==> flow/design.v <==
module rgst #(
    parameter w=8
)(
    input clk, rst_b, ld, clr, input [w-1:0] d, output reg [w-1:0] q
);
    always @ (posedge clk, negedge rst_b)
        if (!rst_b)                 q <= 0;
        else if (clr)               q <= 0;
        else if (ld)                q <= d;
endmodule
module mschdpath (
    input clk, rst_b,ld_merg,upd_mreg, input [511:0] blk, output [31:0] m0
);
    function [31:0] RtRot(input [31:0] x, input [4:0] p);
        reg [63:0] tmp; begin
        tmp = {x, x} >> p; RtRot = tmp[31:0];end
    endfunction
    function [31:0] Sgm0(input [31:0]x); begin
        Sgm0=RtRot(x,7)^RtRot(x,18)^(x>>3);end
    endfunction
    function [31:0] Sgm1(input [31:0]x); begin
        Sgm1=RtRot(x,17)^RtRot(x,19)^(x>>10);end
    endfunction
    function [31:0] Mux(input sel,input [31:0]d1,d0); begin
        Mux = (sel) ?  d1 : d0 ;end
    endfunction
    function [31:0] Word32(input [511:0]blk, input [3:0]idx); begin
        Word32 = blk[511-32*idx -:32];end
    endfunction
    wire [31:0] m[0:15];
    generate
        genvar k;
        for( k = 0; k < 16; k = k +1) begin:some_name
            if(k < 15)
                rgst #(.w(32)) i0(.clk(clk),.rst_b(rst_b),.clr(1'd0),.ld(upd_mreg),.d(Mux(ld_merg,Word32(blk,k),m[k+1])),.q(m[k]));
            else
                rgst #(.w(32)) i0(.clk(clk),.rst_b(rst_b),.clr(1'd0),.ld(upd_mreg),.d(Mux(ld_merg,Word32(blk,k),m[0] + Sgm0(m[1]) + m[9] + Sgm1(m[14]))),.q(m[k]));
        end
    endgenerate
    assign m0 = m[0];
endmodule
== Reports on mschdpath ==
The steps from the RTL of mschdpath to its reports follow in flow order.
Line numbers count from 1 in the design file above.
Library cell names are shortened.
The mark - stands for no value.
Design
  design top: mschdpath
  clock: clk
  cell library: sky130hd
  corner: tt_025C_1v80

== Word-level counts ==
Source: Yosys, flattened and elaborated. Widths are those after wreduce; folded enables and synchronous resets count as part of the registers. Registers that Yosys merges into a memory's read port (data or address) are not register bits. Print and check cells do not count. Equal cells are merged and count once.
Cells by class
  multiplexer cells: 16
  bitwise logic cells: 4
  add/subtract/negate cells: 3
Operators with widths (number)
  2-to-1 mux 32 bit: 16
  adder 32 bit: 3
  XOR 32 bit: 2
  XOR 32 x 22 -> 32 bit: 1
  XOR 32 x 29 -> 32 bit: 1
Storage and ports
  elaborated cells: 39
  flip-flop bits (word level): 512
  output and inout bits: 32
  input bits: 516

== Depth ==
Longest topological path by Yosys (ltp), each cell counted once; first at word level (registers and memories cut), then after technology mapping (sequential cells cut; the memories' decode and read muxes count).
Depth
  depth after elaboration: 6
  ABC_AREA: 0
  gate-level depth with buffers: 18
  mapped depth without buffers: 17

== Mapped cells and area ==
The flow's flattened synthesis, as Yosys stat reports it; memories are mapped. The netlist is that of the ABC_AREA named above (0 if unset); the other value can give another one.
Synthesis totals
  area of sequential cells: 12812.3 µm²
  flip-flop cells: 512
  cell area after synthesis: 27780.4 µm²
  cells in the netlist: 2848
  buffer cells: 231
Cells by type
  dfrtp_1: number 512, area in all 1.28E+04 µm²
  mux2i_1: number 486, area in all 4.86E+03 µm²
  a21oi_1: number 531, area in all 2.66E+03 µm²
  nor2_1: number 521, area in all 1.96E+03 µm²
  fa_1: number 62, area in all 1241.19 µm²
  xnor2_1: number 124, area in all 1.09E+03 µm²
  clkbuf_1: number 171, area in all 641.866 µm²
  inv_1: number 149, area in all 559.286 µm²
  ha_1: number 31, area in all 387.872 µm²
  buf_1: number 54, area in all 202.694 µm²
  xor2_1: number 21, area in all 183.926 µm²
  a21o_1: number 18, area in all 135.13 µm²
  nand2_1: number 32, area in all 120.115 µm²
  o21ai_0: number 17, area in all 85.082 µm²
  o221ai_1: number 9, area in all 78.826 µm²
  nand3_1: number 14, area in all 70.067 µm²
  o21ai_1: number 11, area in all 55.053 µm²
  nand4_1: number 8, area in all 50.048 µm²
Other cell types: 33; their cells: 77.
By module: a second synthesis without flattening, with its own total; a netlist apart from the flattened one above.
Second synthesis, totals
  cells (unflattened synthesis): 2853
  area (unflattened synthesis): 31600.3 µm²
Rows give one instance, submodules left out.
By module
  rgst (w=32): sequential area 800.8 µm², area 1323.8 µm², cells 103, instances 16
  mschdpath: sequential area 0.0 µm², area 10420.0 µm², cells 1205, instances 1

== Worst setup path after synthesis ==
Path of least setup slack by OpenSTA after synthesis, without wires, with an ideal clock, recovery checks aside; 20% of the period is set as input and as output delay. Where synthesis merged equal registers, the netlist keeps one of their names.
Timing post-synthesis
  kind: reg2reg
  start: reg some_name[14].genblk1.i0.q[20]
  end: reg some_name[15].genblk1.i0.q[27]
  setup time: 0.123 ns
  setup slack: 0.636 ns
  buffers on the path: 1
  driving pins on the path: 19
  clock period: 4.5 ns
  data arrival time: 3.741 ns
  delay of the path: 3.864 ns
  required time: 4.377 ns
  time at the first pin: 0.000 ns
  synthesis period reached: 3.864 ns
"delay of the path" is the arrival time less input delay plus setup time.
"driving pins on the path": output pins that drive a net of the path, with the launching flip-flop's if there is one; two outputs of one cell count as two.
"synthesis period reached" is the clock period less the worst setup slack; recovery checks do not enter. This is arithmetic on one report: input and output delays are still those of the set period (20% each).
Between the ends stands the longest chain of elaborated cells between them, by number of cells; it is not shown to be the way that was timed. Of several equally long chains one is given.
A line is the first line of the expression or statement that the cell stems from. Yosys adds cells for indexed reads and writes and turns some case tables into memories.
At most two assigning lines are given for a register; there are more.
Between the ends, post-synthesis
  cell sequence: dfrtp_1 -> clkbuf_1 -> xnor2_1 -> xnor2_1 -> fa_1 -> inv_1 -> fa_1 -> inv_1 -> ha_1 -> inv_1 -> fa_1 -> nor2b_4 -> o2111ai_1 -> a21oi_2 -> nor2_1 -> o311ai_4 -> a21boi_1 -> xnor2_1 -> o221a_1
  cells in the longest elaborated chain: 4
  elaborated cells between the ends (all ways): 4
  source lines of those cells: 3
  those cells by class: add/sub (1); mux (1); logic (2)
RTL lines, path post-synthesis
  start: declaration: line 4  | input clk, rst_b, ld, clr, input [w-1:0] d, output reg [w-1:0] q
  start: assignment: line 7  | if (!rst_b)                 q <= 0;
  start: assignment: line 9  | else if (ld)                q <= d;
  XOR 32 bit: line 22  | Sgm1=RtRot(x,17)^RtRot(x,19)^(x>>10);end
  XOR 32 x 22 -> 32 bit: line 22
  adder 32 bit: line 37  | rgst #(.w(32)) i0(.clk(clk),.rst_b(rst_b),.clr(1'd0),.ld(upd_mreg),.d(Mux(ld_merg,Word32(blk,k),m[0] + Sgm0(m[ ...
  2-to-1 mux 32 bit: line 25  | Mux = (sel) ?  d1 : d0 ;end
  end: assignment: line 8  | else if (clr)               q <= 0;
  end: assignment: line 9
  end: declaration: line 4

== Worst path after layout ==
Path of least setup slack in the final report of stored run 3 (OpenROAD, finished layout, wires in). Where an end is a register, its clock arrival counts in the times.
Timing post-layout
  kind: reg2reg
  start: reg some_name[1].genblk1.i0.q[8]
  end: reg some_name[15].genblk1.i0.q[25]
  setup slack: -1.25 ns
  data arrival time: 4.86 ns
  driving pins on the path: 18
  clock period: 3.13 ns
  required time: 3.62 ns
  time at the first pin: 0.62 ns
  setup time: 0.13 ns
  buffers on the path: 1
Between the ends stands the longest chain of elaborated cells between them, by number of cells; it is not shown to be the way that was timed. Of several equally long chains one is given.
At most two assigning lines are given for a register; there are more.
Between the ends, post-layout
  cell sequence: dfrtp_1 -> xnor2_2 -> fa_1 -> inv_1 -> fa_1 -> inv_1 -> ha_2 -> inv_2 -> fa_2 -> nor2b_4 -> o2111ai_4 -> a21oi_4 -> buf_6 -> nor3b_4 -> o21a_2 -> o31ai_2 -> xnor2_1 -> o21ai_1
  cells in the longest elaborated chain: 6
  elaborated cells between the ends (all ways): 6
  source lines of those cells: 3
  those cells by class: add/sub (3); mux (1); logic (2)
RTL lines, path post-layout
  start: declaration: line 4  | input clk, rst_b, ld, clr, input [w-1:0] d, output reg [w-1:0] q
  start: assignment: line 7  | if (!rst_b)                 q <= 0;
  start: assignment: line 9  | else if (ld)                q <= d;
  XOR 32 bit: line 19  | Sgm0=RtRot(x,7)^RtRot(x,18)^(x>>3);end
  XOR 32 x 29 -> 32 bit: line 19
  adder 32 bit x3: line 37  | rgst #(.w(32)) i0(.clk(clk),.rst_b(rst_b),.clr(1'd0),.ld(upd_mreg),.d(Mux(ld_merg,Word32(blk,k),m[0] + Sgm0(m[ ...
  2-to-1 mux 32 bit: line 25  | Mux = (sel) ?  d1 : d0 ;end
  end: assignment: line 8  | else if (clr)               q <= 0;
  end: assignment: line 9
  end: declaration: line 4

--- measured runs ---
mschdpath through Yosys and OpenROAD on sky130hd: 6 stored runs, unordered, with their settings and measured results. The constraints put input and output delay at 20% of the set period each and load the outputs with 0.01 pF.
By "achieved clock period (ns)" is meant the clock period of the run minus its worst setup slack. This is arithmetic on one report: input and output delays are still those of the set period (20% each).

settings of stored run 1
{
  "ABC_AREA": 1,
  "CELL_PAD_IN_SITES_DETAIL_PLACEMENT": 2,
  "CORE_UTILIZATION": 58,
  "CTS_CLUSTER_DIAMETER": 90,
  "GPL_ROUTABILITY_DRIVEN": 0,
  "HOLD_SLACK_MARGIN": 0.15,
  "MAX_ROUTING_LAYER": "met4",
  "MIN_ROUTING_LAYER": "met2",
  "TNS_END_PERCENT": 65,
  "period_ns": 4.5,
  "CAP_MARGIN": 20,
  "CORE_MARGIN": 2,
  "SLEW_MARGIN": 20
}
report of stored run 1: did not finish, place, DPL-0033

settings of stored run 2
{
  "CELL_PAD_IN_SITES_GLOBAL_PLACEMENT": 1,
  "CORE_MARGIN": 5,
  "CORE_UTILIZATION": 66,
  "GPL_TIMING_DRIVEN": 1,
  "PLACE_DENSITY_LB_ADDON": 0.18,
  "period_ns": 3.81,
  "CAP_MARGIN": 20,
  "SLEW_MARGIN": 20
}
report of stored run 2: did not finish, place, FLW-0024

settings of stored run 3
{
  "CAP_MARGIN": 35,
  "CORE_MARGIN": 5,
  "CORE_UTILIZATION": 57,
  "CTS_CLUSTER_SIZE": 20,
  "GPL_TIMING_DRIVEN": 0,
  "MAX_ROUTING_LAYER": "met5",
  "PLACE_DENSITY_LB_ADDON": 0.3,
  "SLEW_MARGIN": 15,
  "period_ns": 3.13
}
report of stored run 3
yosys chip area after synthesis (um^2): 27780.4
finish__design__die__area: 53252.5
finish__design__instance__utilization: 0.7675
finish__timing__setup__ws: -1.246
finish__timing__setup__tns: -27.670
achieved clock period (ns): 4.376

settings of stored run 4
{
  "CELL_PAD_IN_SITES_DETAIL_PLACEMENT": 1,
  "CELL_PAD_IN_SITES_GLOBAL_PLACEMENT": 2,
  "CORE_UTILIZATION": 40,
  "CTS_CLUSTER_DIAMETER": 152,
  "CTS_CLUSTER_SIZE": 37,
  "GPL_ROUTABILITY_DRIVEN": 0,
  "HOLD_SLACK_MARGIN": 0.02,
  "MAX_ROUTING_LAYER": "met4",
  "MIN_ROUTING_LAYER": "met2",
  "PLACE_DENSITY": 0.87,
  "SLEW_MARGIN": 30,
  "TNS_END_PERCENT": 60,
  "period_ns": 4.5,
  "CAP_MARGIN": 20,
  "CORE_MARGIN": 2
}
report of stored run 4
yosys chip area after synthesis (um^2): 27780.4
finish__design__die__area: 71575.0
finish__design__instance__utilization: 0.5079
finish__timing__setup__ws: 0.024
finish__timing__setup__tns: 0.000
achieved clock period (ns): 4.476

settings of stored run 5
{
  "ABC_AREA": 1,
  "CELL_PAD_IN_SITES_DETAIL_PLACEMENT": 1,
  "CORE_UTILIZATION": 58,
  "CTS_CLUSTER_DIAMETER": 296,
  "GPL_ROUTABILITY_DRIVEN": 0,
  "HOLD_SLACK_MARGIN": 0.15,
  "MAX_ROUTING_LAYER": "met4",
  "MIN_ROUTING_LAYER": "met2",
  "SLEW_MARGIN": 35,
  "TNS_END_PERCENT": 65,
  "period_ns": 4.5,
  "CAP_MARGIN": 20,
  "CORE_MARGIN": 2
}
report of stored run 5: did not finish, place, DPL-0033

settings of stored run 6
{
  "ABC_AREA": 1,
  "CELL_PAD_IN_SITES_DETAIL_PLACEMENT": 1,
  "CORE_UTILIZATION": 31,
  "CTS_CLUSTER_DIAMETER": 208,
  "CTS_CLUSTER_SIZE": 68,
  "GPL_ROUTABILITY_DRIVEN": 0,
  "HOLD_SLACK_MARGIN": 0.15,
  "MAX_ROUTING_LAYER": "met5",
  "MIN_ROUTING_LAYER": "met1",
  "PLACE_DENSITY": 0.59,
  "SLEW_MARGIN": 30,
  "TNS_END_PERCENT": 65,
  "period_ns": 6.28,
  "CAP_MARGIN": 20,
  "CORE_MARGIN": 2
}
report of stored run 6
yosys chip area after synthesis (um^2): 28456.0
finish__design__die__area: 94233.7
finish__design__instance__utilization: 0.3853
finish__timing__setup__ws: 2.081
finish__timing__setup__tns: 0.000
achieved clock period (ns): 4.199
--- end ---
